==> flow/design.v <==
module master_apb #(parameter ADDR_WIDTH=8, parameter DATA_WIDTH =8, parameter STATE=2 )(
input PCLK,
input PRESETn,
input [ADDR_WIDTH-1:0] apb_write_paddr,
input [DATA_WIDTH-1:0] apb_write_data,
input [ADDR_WIDTH-1:0] apb_read_paddr,
input READ_WRITE,
input PREADY,
input transfer,
input [DATA_WIDTH-1:0] PRDATA,
output PWRITE,
output reg PSEL,
output reg PENABLE,
output [ADDR_WIDTH-1:0] PADDR,
output reg[DATA_WIDTH-1:0] PWDATA,
output reg [DATA_WIDTH-1:0] apb_read_data_out
);
parameter IDLE=2'b00;
parameter SETUP=2'b01;
parameter ACCESS=2'b11;
reg [STATE-1:0] current_state,next_state;
wire [DATA_WIDTH-1:0] temp_read;
always @(posedge PCLK or negedge PRESETn)
begin
if(!PRESETn)
current_state<=IDLE;
else
current_state<=next_state;
end
always @(*)
begin
case (current_state)
IDLE: 
begin
if(transfer==1'b1)
next_state=SETUP;
else
next_state=IDLE;
end
SETUP:
begin
next_state=ACCESS;
end
ACCESS:
begin
if(PREADY==1'b1&&transfer==1'b1)
next_state=SETUP;
else if(PREADY==1'b1&&transfer==1'b0)
next_state=IDLE;
else
next_state=ACCESS;
end
default:
next_state=IDLE;
endcase
end
always@(*)
begin
PWDATA='b0;
case(current_state)
IDLE:
begin
PSEL=1'b0;
PENABLE=1'b0;
end
SETUP:
begin
PSEL=1'b1;
PENABLE=1'b0;
PWDATA=apb_write_data;
end
ACCESS:
begin
PSEL=1'b1;
PENABLE=1'b1;
PWDATA=apb_write_data;
end
default:
begin
PSEL=1'b0;
PENABLE=1'b0;
end
endcase
end
always @(posedge PCLK or negedge PRESETn)
begin
if(!PRESETn)
apb_read_data_out<='b0;
else if (current_state==ACCESS && PWRITE==1'b0)
apb_read_data_out<=PRDATA;
end
assign PWRITE=READ_WRITE;
assign PADDR= READ_WRITE?apb_write_paddr:apb_read_paddr;
endmodule
module RAM_slave #(parameter ADDRESS=8, parameter DATA=8, parameter LOCATION=64, parameter STATES=3)(
input PWRITE,PCLK,PRESETn,
input PSEL1,
input PENABLE,
input [ADDRESS-1:0] paddr,
input [DATA-1:0] pwdata,
output reg [DATA-1:0] prdata,
output reg PREADY
);
parameter IDLE=2'b00;
parameter TRANSFER=2'b01;
parameter WRITE=2'b11;
parameter READ=2'b10;
localparam AW=$clog2(LOCATION);
reg [STATES-1:0] current_state,next_state;
reg [DATA-1:0] memory [0:LOCATION-1];
integer i;
always @(posedge PCLK or negedge PRESETn )
begin
if(!PRESETn)
current_state<=IDLE;
else
current_state<=next_state;
end
always @(*)
begin
case (current_state)
IDLE: 
if(PSEL1==1'b1)
next_state=TRANSFER;
else 
next_state=IDLE;
TRANSFER:
next_state=IDLE;
default:
next_state=IDLE;
endcase
end
always @(*)
if(!PRESETn)
begin
prdata='b0;
PREADY=1'b0;
end
else
begin
    case(current_state)
    IDLE:
    begin
        prdata='b0;
        PREADY=1'b0;
    end
    TRANSFER:
    begin
        PREADY=1'b1;
	if(PWRITE==1'b0)
	if(paddr<LOCATION)
	prdata=memory[paddr[AW-1:0]];
	else
	prdata='b0;	
        else
	 prdata='b0;
    end
default:
begin
prdata='b0;
        PREADY=1'b0;
end
    endcase
end
always @(posedge PCLK or negedge PRESETn)
begin
if(!PRESETn)
begin
    for(i=0;i<LOCATION;i=i+1)
    memory[i]<='b0;
end
else if(current_state==TRANSFER&&PWRITE==1'b1&&paddr<LOCATION)
memory[paddr[AW-1:0]]<=pwdata;
end
endmodule
module apb_top #(parameter ADDRESS=8, parameter DATA =8, parameter LOCATION=64)(
input PCLK,PRESETn,transfer,READ_WRITE,
input [ADDRESS-1:0] apb_write_paddr,apb_read_paddr,
input [DATA-1:0] apb_write_data,
output [DATA-1:0] apb_read_data_out);
wire PWRITE;
wire PREADY;
wire PSEL1;
wire PENABLE;
wire [ADDRESS-1:0] paddr;
wire [DATA-1:0] pwdata,prdata;
master_apb #(.ADDR_WIDTH(ADDRESS),.DATA_WIDTH(DATA)) master(
.PCLK(PCLK),
.PRESETn(PRESETn),
.apb_write_paddr(apb_write_paddr),
.apb_write_data(apb_write_data),
.apb_read_paddr(apb_read_paddr),
.READ_WRITE(READ_WRITE),
.PREADY(PREADY),
.transfer(transfer),
.PRDATA(prdata),
.PWRITE(PWRITE),
.PSEL(PSEL1),
.PENABLE(PENABLE),
.PADDR(paddr),
.PWDATA(pwdata),
.apb_read_data_out(apb_read_data_out));
RAM_slave #(.ADDRESS(ADDRESS),.DATA(DATA), .LOCATION(LOCATION)) slave_dut (
.PWRITE(PWRITE),
.PCLK(PCLK),
.PRESETn(PRESETn),
.PSEL1(PSEL1),
.PENABLE(PENABLE),
.paddr(paddr),
.pwdata(pwdata),
.prdata(prdata),
.PREADY(PREADY)
);
endmodule
== Step by step through the tools: apb_top ==
What the tools print for apb_top, step after step.
Line numbers count from 1 in the design file above.
Operators carry their Yosys type and port widths (W data, S select, Z words).
Library cell names are shortened.
Not given: n/a

* Design top: apb_top
* Clock port: PCLK
* Standard-cell library: sky130hd
* Timing corner: tt_025C_1v80

== Word level ==
Counts by Yosys on the flattened word-level netlist (proc, flatten, opt, wreduce). Print and check cells are left out.

* Bits of input ports: 28
* Bits in latches: 0
* Word width x clocked read ports: 0
* Memory bits (read-only): 0
* RAM bits: 0
* Memory cells: 0
* Elaborated cells: 226
* Bits in registers: 525
* Output and inout bits: 8

* Div/mod/pow operators: 0
* Reduce/logical cells: 73
* Multiplexer cells: 16
* Shift operators: 0
* Add/sub/neg operators: 0
* Bitwise gates (word level): 2
* Equality and inequality tests: 67
* $lt $le $gt $ge: 1
* Multipliers: 0

{| class="wikitable"
|+ Operators by type and width
! kind !! number
|-
| $pmux W8 S64 || 1
|-
| $eq A6 B6 Y1 const B || 32
|-
| $reduce_and A2 Y1 || 64
|-
| $eq A6 B5 Y1 const B || 16
|-
| $eq A6 B4 Y1 const B || 8
|-
| $mux W8 || 6
|-
| $eq A6 B3 Y1 const B || 4
|-
| $eq A6 B2 Y1 const B || 2
|-
| $lt A8 B7 Y1 const B || 1
|-
| $eq A3 B1 Y1 const B || 2
|-
| $eq A6 B1 Y1 const B || 1
|-
| $logic_not A6 Y1 || 1
|-
| $pmux W2 S3 || 1
|-
| $logic_and A1 B1 Y1 || 5
|-
| $mux W1 || 5
|-
| $mux W2 || 2
|-
| $logic_not A3 Y1 || 1
|-
| $mux W3 || 1
|-
| $not A1 Y1 || 2
|-
| $eq A2 B1 Y1 const B || 1
|-
| $eq A2 B2 Y1 const B || 1
|-
| $logic_not A2 Y1 || 1
|-
| $reduce_or A2 Y1 || 1
|}

== Depth ==
Yosys ltp: most cells in a row. Word level: on the elaborated netlist, between registers, memories and ports. Mapped: between sequential cells and ports; inverters and the memories' decode and read muxes count.

* Word-level depth: 7
* ABC_AREA: 1
* Mapped depth: 18
* Depth with buffers taken out: 16

== Netlist ==
Source: synth_stat.txt of the flow (Yosys; design flattened, memories mapped). It holds for the ABC_AREA given above (unset counts as 0); a run with the other value may have another netlist.
Totals and module areas in this step are rounded.

{| class="wikitable"
|+ Cell types
! cell !! number !! area in all (um2)
|-
| dfrtp_1 || 523 || 1.31E+04
|-
| nand2_1 || 866 || 3.25E+03
|-
| nand3_1 || 448 || 2242.15
|-
| o21ai_0 || 366 || 1.83E+03
|-
| mux2i_1 || 112 || 1.12E+03
|-
| nor2_1 || 190 || 713.184
|-
| inv_1 || 151 || 566.794
|-
| clkbuf_1 || 124 || 465.446
|-
| nand3_2 || 37 || 370.355
|-
| buf_2 || 50 || 250.24
|-
| o21ai_1 || 44 || 220.211
|-
| nor2_4 || 15 || 168.912
|-
| nand2_2 || 22 || 137.632
|-
| buf_4 || 18 || 135.13
|-
| nor2_2 || 9 || 56.304
|-
| dfstp_2 || 2 || 52.55
|-
| nand2_4 || 4 || 45.043
|-
| o21ai_2 || 3 || 26.275
|}

Other cell types: 8; their cells: 16.

* Buffer cells: 198
* Mapped flip-flops: 525
* Standard cells after synthesis: 3000
* Sequential area: 0.0131 mm2
* Synthesis area: 0.0248 mm2

== Timing after synthesis ==
Path of least setup slack by OpenSTA after synthesis, without wires, with an ideal clock, recovery checks aside; 20% of the period is set as input and as output delay. Where synthesis merged equal registers, the netlist keeps one of their names.

* Kind: in2reg
* Start: input port READ_WRITE
* End: register master.apb_read_data_out[6]
* Path buffers: 3
* Stages: 13
* Input delay: 1.000 ns
* Arrival: 2.469 ns
* Launch time at the first pin: 1.000 ns
* Clock period: 5.0 ns
* Required time: 4.884 ns
* Setup slack: 2.414 ns
* Delay of the path: 1.585 ns
* Synthesis period reached: 2.586 ns

"delay of the path" is the arrival time less input delay plus setup time.
"stages": output pins that drive a net of the path, with the launching flip-flop's if there is one; two outputs of one cell count as two.
"synthesis period reached" is the clock period less the worst setup slack; recovery checks do not enter. This is arithmetic on one report: input and output delays are still those of the set period (20% each).
The rows between start and end are the longest chain of elaborated cells between them; the timing report does not say that the signal goes this way. Where chains are equally long, one stands for them.
A line is the first line of the expression or statement that the cell stems from. Yosys adds cells for indexed reads and writes and turns some case tables into memories.

* Path through: inv_2 > buf_4 > nand2_1 > nand2_1 > nand2_2 > nor2_4 > buf_4 > nand2_2 > clkbuf_1 > o21ai_0 > inv_1 > nand2_1 > nand2_1
* Cells in the longest elaborated chain: 7

{| class="wikitable"
|+ Ends and longest elaborated chain, after synthesis
! element !! RTL line !! RTL
|-
| from (decl) || 177 || <nowiki>input PCLK,PRESETn,transfer,READ_WRITE,</nowiki>
|-
| $mux W8 || 93 || <nowiki>assign PADDR= READ_WRITE?apb_write_paddr:apb_read_paddr;</nowiki>
|-
| $eq A6 B6 Y1 || 152 || <nowiki>prdata=memory[paddr[AW-1:0]];</nowiki>
|-
| $pmux W8 S64 || 152 ||
|-
| $mux W8 || 151 || <nowiki>if(paddr<LOCATION)</nowiki>
|-
| $mux W8 || 150 || <nowiki>if(PWRITE==1'b0)</nowiki>
|-
| $mux W8 || 141 || <nowiki>case(current_state)</nowiki>
|-
| $mux W8 || 134 || <nowiki>if(!PRESETn)</nowiki>
|-
| to (assign) || 88 || <nowiki>apb_read_data_out<='b0;</nowiki>
|-
| to (assign) || 90 || <nowiki>apb_read_data_out<=PRDATA;</nowiki>
|-
| to (decl) || 16 || <nowiki>output reg [DATA_WIDTH-1:0] apb_read_data_out</nowiki>
|}

== Timing after layout ==
Path of least setup slack in the final report of record 1 (OpenROAD, finished layout, wires in). Where an end is a register, its clock arrival counts in the times.

* Kind: in2reg
* Start: input port READ_WRITE
* End: register master.apb_read_data_out[1]
* Input delay: 1.13 ns
* Setup slack: 1.57 ns
* Arrival: 4.64 ns
* Stages: 16
* Launch time at the first pin: 1.13 ns
* Required time: 6.21 ns
* Path buffers: 2
* Clock period: 5.65 ns

The rows between start and end are the longest chain of elaborated cells between them; the timing report does not say that the signal goes this way. Where chains are equally long, one stands for them.

* Path through: clkdlybuf4s50_1 > inv_2 > o21ai_2 > nand2_1 > inv_4 > buf_12 > nand2_2 > nor2_1 > nor2_1 > nand2_1 > nor2_1 > nand2_1 > nor2_1 > nand2_1 > nand2_1 > nand2_1
* Cells in the longest elaborated chain: 7

{| class="wikitable"
|+ Ends and longest elaborated chain, after layout
! element !! RTL line !! RTL
|-
| from (decl) || 177 || <nowiki>input PCLK,PRESETn,transfer,READ_WRITE,</nowiki>
|-
| $mux W8 || 93 || <nowiki>assign PADDR= READ_WRITE?apb_write_paddr:apb_read_paddr;</nowiki>
|-
| $eq A6 B6 Y1 || 152 || <nowiki>prdata=memory[paddr[AW-1:0]];</nowiki>
|-
| $pmux W8 S64 || 152 ||
|-
| $mux W8 || 151 || <nowiki>if(paddr<LOCATION)</nowiki>
|-
| $mux W8 || 150 || <nowiki>if(PWRITE==1'b0)</nowiki>
|-
| $mux W8 || 141 || <nowiki>case(current_state)</nowiki>
|-
| $mux W8 || 134 || <nowiki>if(!PRESETn)</nowiki>
|-
| to (assign) || 88 || <nowiki>apb_read_data_out<='b0;</nowiki>
|-
| to (assign) || 90 || <nowiki>apb_read_data_out<=PRDATA;</nowiki>
|-
| to (decl) || 16 || <nowiki>output reg [DATA_WIDTH-1:0] apb_read_data_out</nowiki>
|}

==> runs of apb_top <==
Measured data: module apb_top, platform sky130hd, 5 stored runs of the flow under differing settings, order arbitrary. Input and output delays are each 20% of the period that was set; the output load is 0.01 pF.
"clock period reached" means the clock period less the worst setup slack. The figure is calculated, with input and output delays left at 20% of the set period.
"critical path time": the worst setup path's part of the clock period (all of it between registers, 20% less for each end at a port) less its slack. A launch clock that arrives late makes it longer, a capture clock that arrives late makes it shorter.
"power" rests on the timing tool's default activity at the inputs, not on a simulated workload.
Results are given in rounded form.

=== Record 1 ===
{| class="wikitable"
! Setting !! Value
|-
| ABC_AREA || 1
|-
| CAP_MARGIN || 30
|-
| CELL_PAD_IN_SITES_DETAIL_PLACEMENT || 2
|-
| CELL_PAD_IN_SITES_GLOBAL_PLACEMENT || 3
|-
| CORE_ASPECT_RATIO || 1.09
|-
| CORE_MARGIN || 7
|-
| CORE_UTILIZATION || 23
|-
| CTS_CLUSTER_SIZE || 12
|-
| GPL_ROUTABILITY_DRIVEN || 1
|-
| GPL_TIMING_DRIVEN || 1
|-
| HOLD_SLACK_MARGIN || 0.24
|-
| MIN_ROUTING_LAYER || met1
|-
| SETUP_SLACK_MARGIN || 0.93
|-
| SLEW_MARGIN || 40
|-
| TNS_END_PERCENT || 35
|-
| period_ns || 5.65
|-
! Result !! Value
|-
| Area of the die || 0.117 mm2
|-
| Setup slack of the critical path || 1.57 ns
|-
| Critical path time || 2.95 ns
|-
| Kind of the worst setup path || in2reg
|-
| Netlist area reported by Yosys || 0.0248 mm2
|-
| Clock period reached || 4.079 ns
|-
| Summed negative setup slack || 0.000 ns
|-
| Final design utilization || 27.1 %
|-
| Standard-cell area after layout || 0.029 mm2
|-
| Power || 0.00864 W
|}

=== Record 2 ===
{| class="wikitable"
! Setting !! Value
|-
| CELL_PAD_IN_SITES_GLOBAL_PLACEMENT || 1
|-
| CORE_UTILIZATION || 48
|-
| GPL_TIMING_DRIVEN || 1
|-
| MIN_ROUTING_LAYER || met1
|-
| period_ns || 2.92
|-
| CAP_MARGIN || 20
|-
| CORE_MARGIN || 2
|-
| SLEW_MARGIN || 20
|-
! Result !! Value
|-
| Area of the die || 0.0495 mm2
|-
| Setup slack of the critical path || -0.028 ns
|-
| Critical path time || 2.36 ns
|-
| Kind of the worst setup path || in2reg
|-
| Netlist area reported by Yosys || 0.0229 mm2
|-
| Clock period reached || 2.948 ns
|-
| Summed negative setup slack || -0.028 ns
|-
| Final design utilization || 63.2 %
|-
| Standard-cell area after layout || 0.03 mm2
|-
| Power || 0.016 W
|}

=== Record 3 ===
{| class="wikitable"
! Setting !! Value
|-
| CELL_PAD_IN_SITES_GLOBAL_PLACEMENT || 2
|-
| CORE_UTILIZATION || 39
|-
| CTS_CLUSTER_SIZE || 33
|-
| GPL_ROUTABILITY_DRIVEN || 1
|-
| GPL_TIMING_DRIVEN || 1
|-
| MAX_ROUTING_LAYER || met5
|-
| PLACE_DENSITY || 0.77
|-
| SETUP_SLACK_MARGIN || 0.95
|-
| SLEW_MARGIN || 20
|-
| TNS_END_PERCENT || 90
|-
| period_ns || 5.97
|-
| CAP_MARGIN || 20
|-
| CORE_MARGIN || 2
|-
! Result !! Value
|-
| Area of the die || 0.0607 mm2
|-
| Setup slack of the critical path || 1.26 ns
|-
| Critical path time || 3.52 ns
|-
| Kind of the worst setup path || in2reg
|-
| Netlist area reported by Yosys || 0.0229 mm2
|-
| Clock period reached || 4.711 ns
|-
| Summed negative setup slack || 0.000 ns
|-
| Final design utilization || 45.5 %
|-
| Standard-cell area after layout || 0.0264 mm2
|-
| Power || 0.00767 W
|}

=== Record 4 ===
{| class="wikitable"
! Setting !! Value
|-
| CORE_UTILIZATION || 40
|-
| PLACE_DENSITY || 0.6
|-
| SETUP_SLACK_MARGIN || 0.79
|-
| period_ns || 4.5
|-
| CAP_MARGIN || 20
|-
| CORE_MARGIN || 2
|-
| SLEW_MARGIN || 20
|-
! Result !! Value
|-
| Area of the die || 0.0592 mm2
|-
| Setup slack of the critical path || 0.827 ns
|-
| Critical path time || 2.77 ns
|-
| Kind of the worst setup path || in2reg
|-
| Netlist area reported by Yosys || 0.0229 mm2
|-
| Clock period reached || 3.673 ns
|-
| Summed negative setup slack || 0.000 ns
|-
| Final design utilization || 47.2 %
|-
| Standard-cell area after layout || 0.0267 mm2
|-
| Power || 0.00972 W
|}

=== Record 5 ===
{| class="wikitable"
! Setting !! Value
|-
| CELL_PAD_IN_SITES_DETAIL_PLACEMENT || 1
|-
| CELL_PAD_IN_SITES_GLOBAL_PLACEMENT || 2
|-
| CORE_ASPECT_RATIO || 1.51
|-
| CORE_UTILIZATION || 64
|-
| CTS_CLUSTER_DIAMETER || 396
|-
| GPL_ROUTABILITY_DRIVEN || 1
|-
| MAX_ROUTING_LAYER || met5
|-
| PLACE_DENSITY_LB_ADDON || 0.2
|-
| SETUP_SLACK_MARGIN || 0.13
|-
| SLEW_MARGIN || 10
|-
| period_ns || 3.22
|-
| CAP_MARGIN || 20
|-
| CORE_MARGIN || 2
|}
No final report: placement broke off with FLW-0024.
